==> flow/design.v <==
module s_sat_13_12 #(
    parameter   WIN  = 13,
    parameter   WOUT = 12
)(
    input  signed     [WIN-1:0]  din,
    output reg signed [WOUT-1:0] dout
);
always  @(*) begin
    if ((din[WIN-1] == 1'b1) && (din[WIN-2:WOUT-1] != { {WIN-WOUT}{1'b1} })) begin
        dout = {1'b1,{{WOUT-1}{1'b0}}};
    end
    else if ((din[WIN-1] == 1'b0) && (din[WIN-2:WOUT-1] != { {WIN-WOUT}{1'b0} })) begin
        dout = {1'b0,{{WOUT-1}{1'b1}}};
    end
    else begin
        dout = din[WOUT-1:0];
    end
end
endmodule
module s_sat_22_12 #(
    parameter   WIN  = 22,
    parameter   WOUT = 12
)(
    input  signed     [WIN-1:0]  din,
    output reg signed [WOUT-1:0] dout
);
always  @(*) begin
    if ((din[WIN-1] == 1'b1) && (din[WIN-2:WIN-3] != { 2{1'b1} })) begin
        dout = {1'b1,{{WOUT-1}{1'b0}}};
    end
    else if ((din[WIN-1] == 1'b0) && (din[WIN-2:WIN-3] != { 2{1'b0} })) begin
        dout = {1'b0,{{WOUT-1}{1'b1}}};
    end
    else begin
        dout = din[19:8];
    end
end
endmodule
module butterfly #(
    parameter WD = 12
)(
    input  signed [WD-1:0] din_a_re,
    input  signed [WD-1:0] din_a_im,
    input  signed [WD-1:0] din_b_re,
    input  signed [WD-1:0] din_b_im,
    output signed [WD-1:0] dout_a_re,
    output signed [WD-1:0] dout_a_im,
    output signed [WD-1:0] dout_b_re,
    output signed [WD-1:0] dout_b_im
);
    wire signed [WD:0] add_re, add_im, sub_re, sub_im;
    assign add_re = din_a_re + din_b_re;
    assign add_im = din_a_im + din_b_im;
    assign sub_re = din_a_re - din_b_re;
    assign sub_im = din_a_im - din_b_im;
    s_sat_13_12 sa0 (
        .din(add_re),
        .dout(dout_a_re)
    );
    s_sat_13_12 sa1 (
        .din(add_im),
        .dout(dout_a_im)
    );
    s_sat_13_12 sa2 (
        .din(sub_re),
        .dout(dout_b_re)
    );
    s_sat_13_12 sa3 (
        .din(sub_im),
        .dout(dout_b_im)
    );
endmodule
module tf_multi #(
    parameter WD   = 12,
    parameter WNRD = 9
)(
    input  signed [WD-1:0]   din_re,
    input  signed [WD-1:0]   din_im,
    input  signed [WNRD-1:0] wnr_re,
    input  signed [WNRD-1:0] wnr_im,
    output signed [WD-1:0]   dout_re,
    output signed [WD-1:0]   dout_im
);
    wire signed [WD+WNRD-1:0] m0, m1, m2, m3;
    assign m0 = din_re * wnr_re;
    assign m1 = din_im * wnr_im;
    assign m2 = din_re * wnr_im;
    assign m3 = din_im * wnr_re;
    wire signed [WD+WNRD:0] s0, s1;
    assign s0 = m0 - m1;     
    assign s1 = m2 + m3;     
    s_sat_22_12 sat0
    (
        .din(s0),
        .dout(dout_re)
    );
    s_sat_22_12 sat1
    (
        .din(s1),
        .dout(dout_im)
    );
endmodule
module fft_16 #(
    parameter WD = 12,
    parameter WNRD = 9
)(
    input                  clk,
    input                  rst_n,
    input                  en,
    input  signed [WD-1:0] sin_re,
    input  signed [WD-1:0] sin_im,
    output signed [WD-1:0] sout_re,
    output signed [WD-1:0] sout_im
);
    localparam W16_1_RE = 9'b011101100;
    localparam W16_1_IM = 9'b110011110;
    localparam W16_2_RE = 9'b010110101;
    localparam W16_2_IM = 9'b101001010;
    localparam W16_3_RE = 9'b001100001;
    localparam W16_3_IM = 9'b100010011;
    localparam W16_4_RE = 9'b000000000;
    localparam W16_4_IM = 9'b100000000;
    localparam W16_5_RE = 9'b110011110;
    localparam W16_5_IM = 9'b100010011;
    localparam W16_6_RE = 9'b101001010;
    localparam W16_6_IM = 9'b101001010;
    localparam W16_7_RE = 9'b100010011;
    localparam W16_7_IM = 9'b110011110;
    reg [3:0] count;
    reg  signed [WNRD-1:0] w1_re, w1_im, w2_re, w2_im;
    wire signed [WNRD-1:0] w3_re, w3_im;
    reg  signed [WD-1:0] d1_re [0:7];
    reg  signed [WD-1:0] d1_im [0:7];
    wire signed [WD-1:0] bf1_a_re;
    wire signed [WD-1:0] bf1_a_im;
    wire signed [WD-1:0] bf1_b_re;
    wire signed [WD-1:0] bf1_b_im;
    wire signed [WD-1:0] mux1_a_re;
    wire signed [WD-1:0] mux1_a_im;
    wire signed [WD-1:0] mux1_b_re;
    wire signed [WD-1:0] mux1_b_im;
    wire signed [WD-1:0] tf1_re;
    wire signed [WD-1:0] tf1_im;
    wire signed [WD-1:0] mux1_out_re;
    wire signed [WD-1:0] mux1_out_im;
    reg signed  [WD-1:0] stage1_out_re;
    reg signed  [WD-1:0] stage1_out_im;
    reg  signed [WD-1:0] d2_re [0:3];
    reg  signed [WD-1:0] d2_im [0:3];
    wire signed [WD-1:0] bf2_a_re;
    wire signed [WD-1:0] bf2_a_im;
    wire signed [WD-1:0] bf2_b_re;
    wire signed [WD-1:0] bf2_b_im;
    wire signed [WD-1:0] mux2_a_re;
    wire signed [WD-1:0] mux2_a_im;
    wire signed [WD-1:0] mux2_b_re;
    wire signed [WD-1:0] mux2_b_im;
    wire signed [WD-1:0] tf2_re;
    wire signed [WD-1:0] tf2_im;
    wire signed [WD-1:0] mux2_out_re;
    wire signed [WD-1:0] mux2_out_im;
    reg signed  [WD-1:0] stage2_out_re;
    reg signed  [WD-1:0] stage2_out_im;
    reg  signed [WD-1:0] d3_re [0:1];
    reg  signed [WD-1:0] d3_im [0:1];
    wire signed [WD-1:0] bf3_a_re;
    wire signed [WD-1:0] bf3_a_im;
    wire signed [WD-1:0] bf3_b_re;
    wire signed [WD-1:0] bf3_b_im;
    wire signed [WD-1:0] mux3_a_re;
    wire signed [WD-1:0] mux3_a_im;
    wire signed [WD-1:0] mux3_b_re;
    wire signed [WD-1:0] mux3_b_im;
    wire signed [WD-1:0] tf3_re;
    wire signed [WD-1:0] tf3_im;
    wire signed [WD-1:0] mux3_out_re;
    wire signed [WD-1:0] mux3_out_im;
    reg signed  [WD-1:0] stage3_out_re;
    reg signed  [WD-1:0] stage3_out_im;
    reg  signed [WD-1:0] d4_re;
    reg  signed [WD-1:0] d4_im;
    wire signed [WD-1:0] bf4_a_re;
    wire signed [WD-1:0] bf4_a_im;
    wire signed [WD-1:0] bf4_b_re;
    wire signed [WD-1:0] bf4_b_im;
    wire signed [WD-1:0] mux4_a_re;
    wire signed [WD-1:0] mux4_a_im;
    wire signed [WD-1:0] mux4_b_re;
    wire signed [WD-1:0] mux4_b_im;
    reg signed  [WD-1:0] stage4_out_re;
    reg signed  [WD-1:0] stage4_out_im;
    always @(posedge clk) begin
        if (!rst_n)
            count <= 4'd0;
        else if (en)
            count <= count + 1'b1;
        else
            count <= 4'd0;
    end
    assign mux1_a_re = (count[3])? bf1_a_re : d1_re[7];
    assign mux1_a_im = (count[3])? bf1_a_im : d1_im[7];
    assign mux1_b_re = (count[3])? bf1_b_re : sin_re;
    assign mux1_b_im = (count[3])? bf1_b_im : sin_im;
    assign mux1_out_re = ((count > 4'd0) & (count < 4'd8))? tf1_re : mux1_a_re;      
    assign mux1_out_im = ((count > 4'd0) & (count < 4'd8))? tf1_im : mux1_a_im;
    always @(*) begin
        w1_re <= W16_1_RE;
        w1_im <= W16_1_IM;
        case(count)
            4'd2: begin
                w1_re <= W16_2_RE;
                w1_im <= W16_2_IM;
            end
            4'd3: begin
                w1_re <= W16_3_RE;
                w1_im <= W16_3_IM;
            end
            4'd4: begin
                w1_re <= W16_4_RE;
                w1_im <= W16_4_IM;
            end
            4'd5: begin
                w1_re <= W16_5_RE;
                w1_im <= W16_5_IM;
            end
            4'd6: begin
                w1_re <= W16_6_RE;
                w1_im <= W16_6_IM;
            end
            4'd7: begin
                w1_re <= W16_7_RE;
                w1_im <= W16_7_IM;
            end
            default: begin
                w1_re <= W16_1_RE;
                w1_im <= W16_1_IM;
            end
        endcase
    end
    assign mux2_a_re = ((count == 0) | (count > 12) | (count > 4 & count < 9))? bf2_a_re : d2_re[3];
    assign mux2_a_im = ((count == 0) | (count > 12) | (count > 4 & count < 9))? bf2_a_im : d2_im[3];
    assign mux2_b_re = ((count == 0) | (count > 12) | (count > 4 & count < 9))? bf2_b_re : stage1_out_re;
    assign mux2_b_im = ((count == 0) | (count > 12) | (count > 4 & count < 9))? bf2_b_im : stage1_out_im;
    assign mux2_out_re = ((count > 1 & count < 5) | (count > 9 & count < 13))? tf2_re : mux2_a_re;
    assign mux2_out_im = ((count > 1 & count < 5) | (count > 9 & count < 13))? tf2_im : mux2_a_im;
    always @(*) begin
        w2_re <= W16_2_RE;
        w2_im <= W16_2_IM;
        case(count)
            4'd3: begin
                w2_re <= W16_4_RE;
                w2_im <= W16_4_IM;
            end
            4'd4: begin
                w2_re <= W16_6_RE;
                w2_im <= W16_6_IM;
            end
            4'd11: begin
                w2_re <= W16_4_RE;
                w2_im <= W16_4_IM;
            end
            4'd12: begin
                w2_re <= W16_6_RE;
                w2_im <= W16_6_IM;
            end
            default: begin
                w2_re <= W16_2_RE;
                w2_im <= W16_2_IM;
            end
        endcase
    end
    assign mux3_a_re = (~count[1])?
                        bf3_a_re : d3_re[1];
    assign mux3_a_im = (~count[1])?
                        bf3_a_im : d3_im[1];
    assign mux3_b_re = (~count[1])?
                        bf3_b_re : stage2_out_re;
    assign mux3_b_im = (~count[1])?
                        bf3_b_im : stage2_out_im;
    assign mux3_out_re = ((count==3) | (count==7) | (count==11) | (count==15))? tf3_re : mux3_a_re;
    assign mux3_out_im = ((count==3) | (count==7) | (count==11) | (count==15))? tf3_im : mux3_a_im;
    assign w3_re = W16_4_RE;
    assign w3_im = W16_4_IM;
    assign mux4_a_re = (~count[0])? bf4_a_re : d4_re;
    assign mux4_a_im = (~count[0])? bf4_a_im : d4_im;
    assign mux4_b_re = (~count[0])? bf4_b_re : stage3_out_re;
    assign mux4_b_im = (~count[0])? bf4_b_im : stage3_out_im;
    always @(posedge clk) begin
        if (!rst_n) begin
            d1_re[0] <= 12'd0;
            d1_im[0] <= 12'd0;
            d1_re[1] <= 12'd0;
            d1_im[1] <= 12'd0;
            d1_re[2] <= 12'd0;
            d1_im[2] <= 12'd0;
            d1_re[3] <= 12'd0;
            d1_im[3] <= 12'd0;
            d1_re[4] <= 12'd0;
            d1_im[4] <= 12'd0;
            d1_re[5] <= 12'd0;
            d1_im[5] <= 12'd0;
            d1_re[6] <= 12'd0;
            d1_im[6] <= 12'd0;
            d1_re[7] <= 12'd0;
            d1_im[7] <= 12'd0;
        end
        else begin
            d1_re[0] <= mux1_b_re;
            d1_im[0] <= mux1_b_im;
            d1_re[1] <= d1_re[0];
            d1_im[1] <= d1_im[0];
            d1_re[2] <= d1_re[1];
            d1_im[2] <= d1_im[1];
            d1_re[3] <= d1_re[2];
            d1_im[3] <= d1_im[2];
            d1_re[4] <= d1_re[3];
            d1_im[4] <= d1_im[3];
            d1_re[5] <= d1_re[4];
            d1_im[5] <= d1_im[4];
            d1_re[6] <= d1_re[5];
            d1_im[6] <= d1_im[5];
            d1_re[7] <= d1_re[6];
            d1_im[7] <= d1_im[6];
        end
    end
    butterfly bf1
    (
    .din_a_re   (d1_re[7]),
    .din_a_im   (d1_im[7]),
    .din_b_re   (sin_re),
    .din_b_im   (sin_im),
    .dout_a_re  (bf1_a_re),
    .dout_a_im  (bf1_a_im),
    .dout_b_re  (bf1_b_re),
    .dout_b_im  (bf1_b_im)
    );
    tf_multi tf1
    (
    .din_re     (mux1_a_re),
    .din_im     (mux1_a_im),
    .wnr_re     (w1_re),
    .wnr_im     (w1_im),
    .dout_re    (tf1_re),
    .dout_im    (tf1_im)
    );
    always @(posedge clk) begin
        if (!rst_n) begin
            stage1_out_re <= 12'd0;
            stage1_out_im <= 12'd0;
        end
        else begin
            stage1_out_re <= mux1_out_re;
            stage1_out_im <= mux1_out_im;
        end
    end
    always @(posedge clk) begin
        if (!rst_n) begin
            d2_re[0] <= 12'd0;
            d2_im[0] <= 12'd0;
            d2_re[1] <= 12'd0;
            d2_im[1] <= 12'd0;
            d2_re[2] <= 12'd0;
            d2_im[2] <= 12'd0;
            d2_re[3] <= 12'd0;
            d2_im[3] <= 12'd0;
        end
        else begin
            d2_re[0] <= mux2_b_re;
            d2_im[0] <= mux2_b_im;
            d2_re[1] <= d2_re[0];
            d2_im[1] <= d2_im[0];
            d2_re[2] <= d2_re[1];
            d2_im[2] <= d2_im[1];
            d2_re[3] <= d2_re[2];
            d2_im[3] <= d2_im[2];
        end
    end
    butterfly bf2
    (
    .din_a_re   (d2_re[3]),
    .din_a_im   (d2_im[3]),
    .din_b_re   (stage1_out_re),
    .din_b_im   (stage1_out_im),
    .dout_a_re  (bf2_a_re),
    .dout_a_im  (bf2_a_im),
    .dout_b_re  (bf2_b_re),
    .dout_b_im  (bf2_b_im)
    );
    tf_multi tf2
    (
    .din_re     (mux2_a_re),
    .din_im     (mux2_a_im),
    .wnr_re     (w2_re),
    .wnr_im     (w2_im),
    .dout_re    (tf2_re),
    .dout_im    (tf2_im)
    );
    always @(posedge clk) begin
        if (!rst_n) begin
            stage2_out_re <= 12'd0;
            stage2_out_im <= 12'd0;
        end
        else begin
            stage2_out_re <= mux2_out_re;
            stage2_out_im <= mux2_out_im;
        end
    end
    always @(posedge clk) begin
        if (!rst_n) begin
            d3_re[0] <= 12'd0;
            d3_im[0] <= 12'd0;
            d3_re[1] <= 12'd0;
            d3_im[1] <= 12'd0;
        end
        else begin
            d3_re[0] <= mux3_b_re;
            d3_im[0] <= mux3_b_im;
            d3_re[1] <= d3_re[0];
            d3_im[1] <= d3_im[0];
        end
    end
    butterfly bf3
    (
    .din_a_re   (d3_re[1]),
    .din_a_im   (d3_im[1]),
    .din_b_re   (stage2_out_re),
    .din_b_im   (stage2_out_im),
    .dout_a_re  (bf3_a_re),
    .dout_a_im  (bf3_a_im),
    .dout_b_re  (bf3_b_re),
    .dout_b_im  (bf3_b_im)
    );
    tf_multi tf3
    (
    .din_re     (mux3_a_re),
    .din_im     (mux3_a_im),
    .wnr_re     (w3_re),
    .wnr_im     (w3_im),
    .dout_re    (tf3_re),
    .dout_im    (tf3_im)
    );
    always @(posedge clk) begin
        if (!rst_n) begin
            stage3_out_re <= 12'd0;
            stage3_out_im <= 12'd0;
        end
        else begin
            stage3_out_re <= mux3_out_re;
            stage3_out_im <= mux3_out_im;
        end
    end
    always @(posedge clk) begin
        if (!rst_n) begin
            d4_re <= 12'd0;
            d4_im <= 12'd0;
        end
        else begin
            d4_re <= mux4_b_re;
            d4_im <= mux4_b_im;
        end
    end
    butterfly bf4
    (
    .din_a_re   (d4_re),
    .din_a_im   (d4_im),
    .din_b_re   (stage3_out_re),
    .din_b_im   (stage3_out_im),
    .dout_a_re  (bf4_a_re),
    .dout_a_im  (bf4_a_im),
    .dout_b_re  (bf4_b_re),
    .dout_b_im  (bf4_b_im)
    );
    always @(posedge clk) begin
        if (!rst_n) begin
            stage4_out_re <= 12'd0;
            stage4_out_im <= 12'd0;
        end
        else begin
            stage4_out_re <= mux4_a_re;
            stage4_out_im <= mux4_a_im;
        end
    end
    assign sout_re = stage4_out_re;
    assign sout_im = stage4_out_im;
endmodule
### Tool chain data of fft_16

What the tools print for fft_16, step after step.
Line numbers count from 1 in the design file above.
Operators: Yosys type, input widths -> output width; for muxes data width and select width s.
Cell names lack the library's common part.
A cell with n/a has no value.

| design | value |
|---|---|
| top module | fft_16 |
| clock input | clk |
| standard-cell library | sky130hd |
| timing corner | tt_025C_1v80 |

### Word-level counts

Yosys after proc, flatten, opt, wreduce and memory -nomap, before mapping. Enables and synchronous resets that opt folds into registers are not counted as muxes. Print and check cells are not counted. Equal cells are merged and count once.

| operators by class | value |
|---|---|
| $add $sub $neg | 24 |
| multiply operators | 8 |
| $lt $le $gt $ge | 9 |
| eq/ne operators | 15 |
| muxes and demuxes | 70 |
| bitwise logic cells | 48 |
| reduce/logical cells | 56 |

Operator list:

| cell | count |
|---|---|
| $mul 12x9->21 | 8 |
| $mux 12 | 66 |
| $add 12x12->13 | 8 |
| $sub 12x12->13 | 8 |
| $pmux 9 s6 | 1 |
| $logic_and 1x1->1 | 44 |
| $add 21x21->22 | 2 |
| $sub 21x21->22 | 2 |
| $not 1->1 | 38 |
| $neg 12->13 | 2 |
| $pmux 8 s3 | 1 |
| $sub 1x21->22 const A | 1 |
| $pmux 9 s2 | 1 |
| $eq 4x3->1 const B | 4 |
| $ne 2x2->1 const B | 6 |
| $reduce_bool 2->1 | 6 |
| $lt 4x4->1 const B | 3 |
| $eq 4x4->1 const B | 3 |
| $reduce_or 2->1 | 4 |
| $gt 4x1->1 const B | 2 |
| $eq 4x2->1 const B | 2 |
| $gt 4x4->1 const B | 2 |
| $mux 7 | 1 |
| $or 1x1->1 | 6 |
| $and 1x1->1 | 4 |
| $add 4x1->4 const B | 1 |
| $gt 4x3->1 const B | 1 |
| $lt 4x3->1 const B | 1 |

Not listed: further kinds 2, cells in them 2.

| storage and ports | value |
|---|---|
| flip-flop bits (word level) | 460 |
| output and inout port bits | 24 |

### Longest topological paths

Longest topological path by Yosys (ltp), each cell counted once; first at word level (registers and memories cut), then after technology mapping (sequential cells cut; the memories' decode and read muxes count).

| depth | value |
|---|---|
| depth after elaboration | 13 |
| ABC_AREA | 1 |
| mapped depth | 52 |
| depth with buffers taken out | 50 |

### After synthesis

Yosys stat after the flow's synthesis: flattened, memories mapped to cells. It holds for the ABC_AREA given above (unset counts as 0); a run with the other value may have another netlist.
The area totals of this step are shown rounded.

Cells by type:

| cell | count |
|---|---|
| fa_1 | 718 |
| dfxtp_1 | 460 |
| ha_1 | 575 |
| inv_1 | 1631 |
| nand2_1 | 1513 |
| a21oi_1 | 366 |
| nor2_1 | 485 |
| xor2_1 | 165 |
| o21ai_0 | 201 |
| nand3_1 | 121 |
| clkbuf_1 | 142 |
| xnor2_1 | 57 |
| o21bai_1 | 27 |
| nand4_1 | 31 |
| nor3_1 | 29 |
| a21o_1 | 17 |
| o211ai_1 | 14 |
| o21a_1 | 14 |

Other cell types: 38; their cells: 207.

| mapped netlist | value |
|---|---|
| mapped cells | 6773 |
| chip area (Yosys) | 52600 um^2 |
| sequential area | 9209 um^2 |
| flip-flop cells | 460 |

### Worst setup path after synthesis

OpenSTA on the mapped netlist: ideal clock, no wires. The path of least setup slack (recovery checks aside). Input and output delay are each 20% of the period. Register names are those of the netlist, which keeps one name where synthesis merged equal registers.

| path after synthesis | value |
|---|---|
| kind | input port to flip-flop |
| start | input port sin_im[0] |
| end | register stage1_out_im[1] |
| clock period | 11000 ps |
| time at the first pin | 2200 ps |
| data arrival time | 9567 ps |
| path slack | 1300 ps |
| delay of the path | 7499 ps |
| stages | 43 |
| buffers on the path | 1 |
| synthesis period reached | 9700 ps |

"delay of the path" = arrival - input delay + setup time.
"stages" counts driving pins, that of a launching flip-flop among them; a cell with two outputs on the path counts twice.
"synthesis period reached" = period - worst setup slack (recovery checks aside). The figure is calculated, with input and output delays left at 20% of the set period.
The rows between start and end are the longest chain of elaborated cells between them; the timing report does not say that the signal goes this way. Where chains are equally long, one stands for them.
A line is the first line of the expression or statement that the cell stems from. Yosys adds cells for indexed reads and writes and turns some case tables into memories.

| between the ends, after synthesis | value |
|---|---|
| cells stage by stage | ha_1 > inv_1 > fa_1 > nor2_1 > nand2_1 > nand2_1 > nand2_1 > nand3_1 > nand2_1 > nand2_1 > inv_1 > nand2_1 > inv_1 > nor2_1 > nand2_1 > o21ai_1 > clkinv_1 > nor2_1 > (+7 left out) > fa_1 > fa_1 > fa_1 > ha_1 > ha_1 > nand2_1 > nor2_1 > inv_1 > nor3_1 > nand2_1 > o21ai_0 > xor2_1 > nand3_1 > nand2_1 > buf_2 > nand2_1 > nand2_1 > a21oi_1 |
| cells in the longest elaborated chain | 13 |
| elaborated cells on any way between the ends | 18 |
| those cells by class | add/sub (2); mul (1); eq/ne (1); mux (6); logic (3); reduce/logical (5) |

RTL lines, path after synthesis:

| item | line | source |
|---|---|---|
| from (decl) | 111 | `input  signed [WD-1:0] sin_im,` |
| $add 12x12->13 | 53 | `assign add_im = din_a_im + din_b_im;` |
| $not 1->1 | 12 | `else if ((din[WIN-1] == 1'b0) && (din[WIN-2:WOUT-1] != { {WIN-WOUT}{1'b0} })) begin` |
| $logic_and 1x1->1 | 12 |  |
| $mux 12 | 12 |  |
| $mux 12 | 9 | `if ((din[WIN-1] == 1'b1) && (din[WIN-2:WOUT-1] != { {WIN-WOUT}{1'b1} })) begin` |
| $mux 12 | 201 | `assign mux1_a_im = (count[3])? bf1_a_im : d1_im[7];` |
| $mul 12x9->21 | 88 | `assign m3 = din_im * wnr_re;` |
| $add 21x21->22 | 91 | `assign s1 = m2 + m3;` |
| $not 1->1 | 31 | `else if ((din[WIN-1] == 1'b0) && (din[WIN-2:WIN-3] != { 2{1'b0} })) begin` |
| $logic_and 1x1->1 | 31 |  |
| $mux 12 | 31 |  |
| $mux 12 | 28 | `if ((din[WIN-1] == 1'b1) && (din[WIN-2:WIN-3] != { 2{1'b1} })) begin` |
| $mux 12 | 205 | `assign mux1_out_im = ((count > 4'd0) & (count < 4'd8))? tf1_im : mux1_a_im;` |
| to (assign) | 349 | `stage1_out_im <= 12'd0;` |
| to (assign) | 353 | `stage1_out_im <= mux1_out_im;` |
| to (decl) | 147 | `reg signed  [WD-1:0] stage1_out_im;` |

### Path in the finished layout

Path of least setup slack in the final report of record 1 (OpenROAD, finished layout, wires in). Where an end is a register, its clock arrival counts in the times.
The report prints the path's times to 10 ps; the period is as set.

| path after layout | value |
|---|---|
| kind | input port to flip-flop |
| start | input port sin_im[7] |
| end | register stage1_out_im[2] |
| clock period | 11200 ps |
| time at the first pin | 2240 ps |
| data arrival time | 10380 ps |
| path slack | 1310 ps |
| stages | 42 |
| buffers on the path | 2 |

The rows between start and end are the longest chain of elaborated cells between them; the timing report does not say that the signal goes this way. Where chains are equally long, one stands for them.

| between the ends, after layout | value |
|---|---|
| cells stage by stage | clkdlybuf4s50_1 > inv_1 > ha_4 > inv_1 > a21oi_1 > nand2_1 > nand2_1 > nand4_1 > nand2_2 > inv_1 > nand2_1 > inv_1 > nor2_4 > nand2_1 > o21ai_1 > buf_4 > clkinv_1 > nor2_4 > (+6 left out) > inv_1 > fa_1 > fa_1 > fa_1 > ha_4 > ha_4 > nand2_1 > nor2_2 > inv_1 > nor3_4 > nand2_1 > o21ai_2 > xor2_2 > nand3_2 > nand2_2 > nand2_1 > nand2_1 > a21oi_1 |
| cells in the longest elaborated chain | 13 |
| elaborated cells on any way between the ends | 18 |
| those cells by class | add/sub (2); mul (1); eq/ne (1); mux (6); logic (3); reduce/logical (5) |

RTL lines, path after layout:

| item | line | source |
|---|---|---|
| from (decl) | 111 | `input  signed [WD-1:0] sin_im,` |
| $add 12x12->13 | 53 | `assign add_im = din_a_im + din_b_im;` |
| $not 1->1 | 12 | `else if ((din[WIN-1] == 1'b0) && (din[WIN-2:WOUT-1] != { {WIN-WOUT}{1'b0} })) begin` |
| $logic_and 1x1->1 | 12 |  |
| $mux 12 | 12 |  |
| $mux 12 | 9 | `if ((din[WIN-1] == 1'b1) && (din[WIN-2:WOUT-1] != { {WIN-WOUT}{1'b1} })) begin` |
| $mux 12 | 201 | `assign mux1_a_im = (count[3])? bf1_a_im : d1_im[7];` |
| $mul 12x9->21 | 88 | `assign m3 = din_im * wnr_re;` |
| $add 21x21->22 | 91 | `assign s1 = m2 + m3;` |
| $not 1->1 | 31 | `else if ((din[WIN-1] == 1'b0) && (din[WIN-2:WIN-3] != { 2{1'b0} })) begin` |
| $logic_and 1x1->1 | 31 |  |
| $mux 12 | 31 |  |
| $mux 12 | 28 | `if ((din[WIN-1] == 1'b1) && (din[WIN-2:WIN-3] != { 2{1'b1} })) begin` |
| $mux 12 | 205 | `assign mux1_out_im = ((count > 4'd0) & (count < 4'd8))? tf1_im : mux1_a_im;` |
| to (assign) | 349 | `stage1_out_im <= 12'd0;` |
| to (assign) | 353 | `stage1_out_im <= mux1_out_im;` |
| to (decl) | 147 | `reg signed  [WD-1:0] stage1_out_im;` |

Data sheet: physical implementation of fft_16

Flow measurements of fft_16 on sky130hd: 5 stored runs with different settings, listed in no order. Input and output delays are each 20% of the period that was set; the output load is 0.01 pF.
"time used up by the worst setup path": the worst setup path's part of the clock period (all of it between registers, 20% less for each end at a port) less its slack. A launch clock that arrives late makes it longer, a capture clock that arrives late makes it shorter.
"time used up by the worst setup path" is known to 10 ps.
Results are given in rounded form.
A setting shown as -- is not set for that run.

| run | ABC_AREA | CAP_MARGIN | CELL_PAD_IN_SITES_DETAIL_PLACEMENT | CELL_PAD_IN_SITES_GLOBAL_PLACEMENT | CORE_ASPECT_RATIO | CORE_MARGIN | CORE_UTILIZATION | CTS_CLUSTER_DIAMETER | GPL_ROUTABILITY_DRIVEN | MAX_ROUTING_LAYER | SETUP_SLACK_MARGIN | SLEW_MARGIN | period_ns | MIN_ROUTING_LAYER | PLACE_DENSITY_LB_ADDON | CTS_CLUSTER_SIZE | die size (um^2) | setup TNS (ps) | worst setup slack after layout (ps) | time used up by the worst setup path (ps) | type of the worst setup path | standard-cell area after layout (um^2) | Yosys chip area after synthesis (um^2) |
|---|---|---|---|---|---|---|---|---|---|---|---|---|---|---|---|---|---|---|---|---|---|---|---|
| record 1 | 1 | 40 | 2 | 2 | 1.14 | 9 | 42 | 75 | 1 | met5 | 1.1 | 15 | 11.2 | -- | -- | -- | 138300 | 0 | 1309 | 7650 | input port to flip-flop | 58500 | 52600 |
| record 2 | -- | 20 | -- | -- | -- | 2 | 40 | -- | -- | -- | -- | 20 | 12.5 | -- | -- | -- | 132500 | 0 | 677 | 9320 | input port to flip-flop | 56480 | 51830 |
| record 3 | -- | 20 | 0 | 1 | -- | 5 | 46 | -- | -- | -- | -0.02 | 15 | 6.67 | met2 | 0.09 | -- | 119500 | -124900 | -2966 | 8300 | input port to flip-flop | 66480 | 51830 |
| record 4 | 1 | 20 | 1 | 2 | 1.14 | 4 | 42 | 373 | -- | met5 | 1.1 | 20 | 11.2 | -- | -- | -- | 131000 | 0 | 1472 | 7490 | input port to flip-flop | 58140 | 52600 |
| record 5 | -- | 20 | -- | -- | -- | 2 | 20 | -- | 1 | -- | -- | 20 | 17.2 | -- | 0.11 | 78 | 263200 | 0 | 3329 | 10430 | input port to flip-flop | 58850 | 51830 |
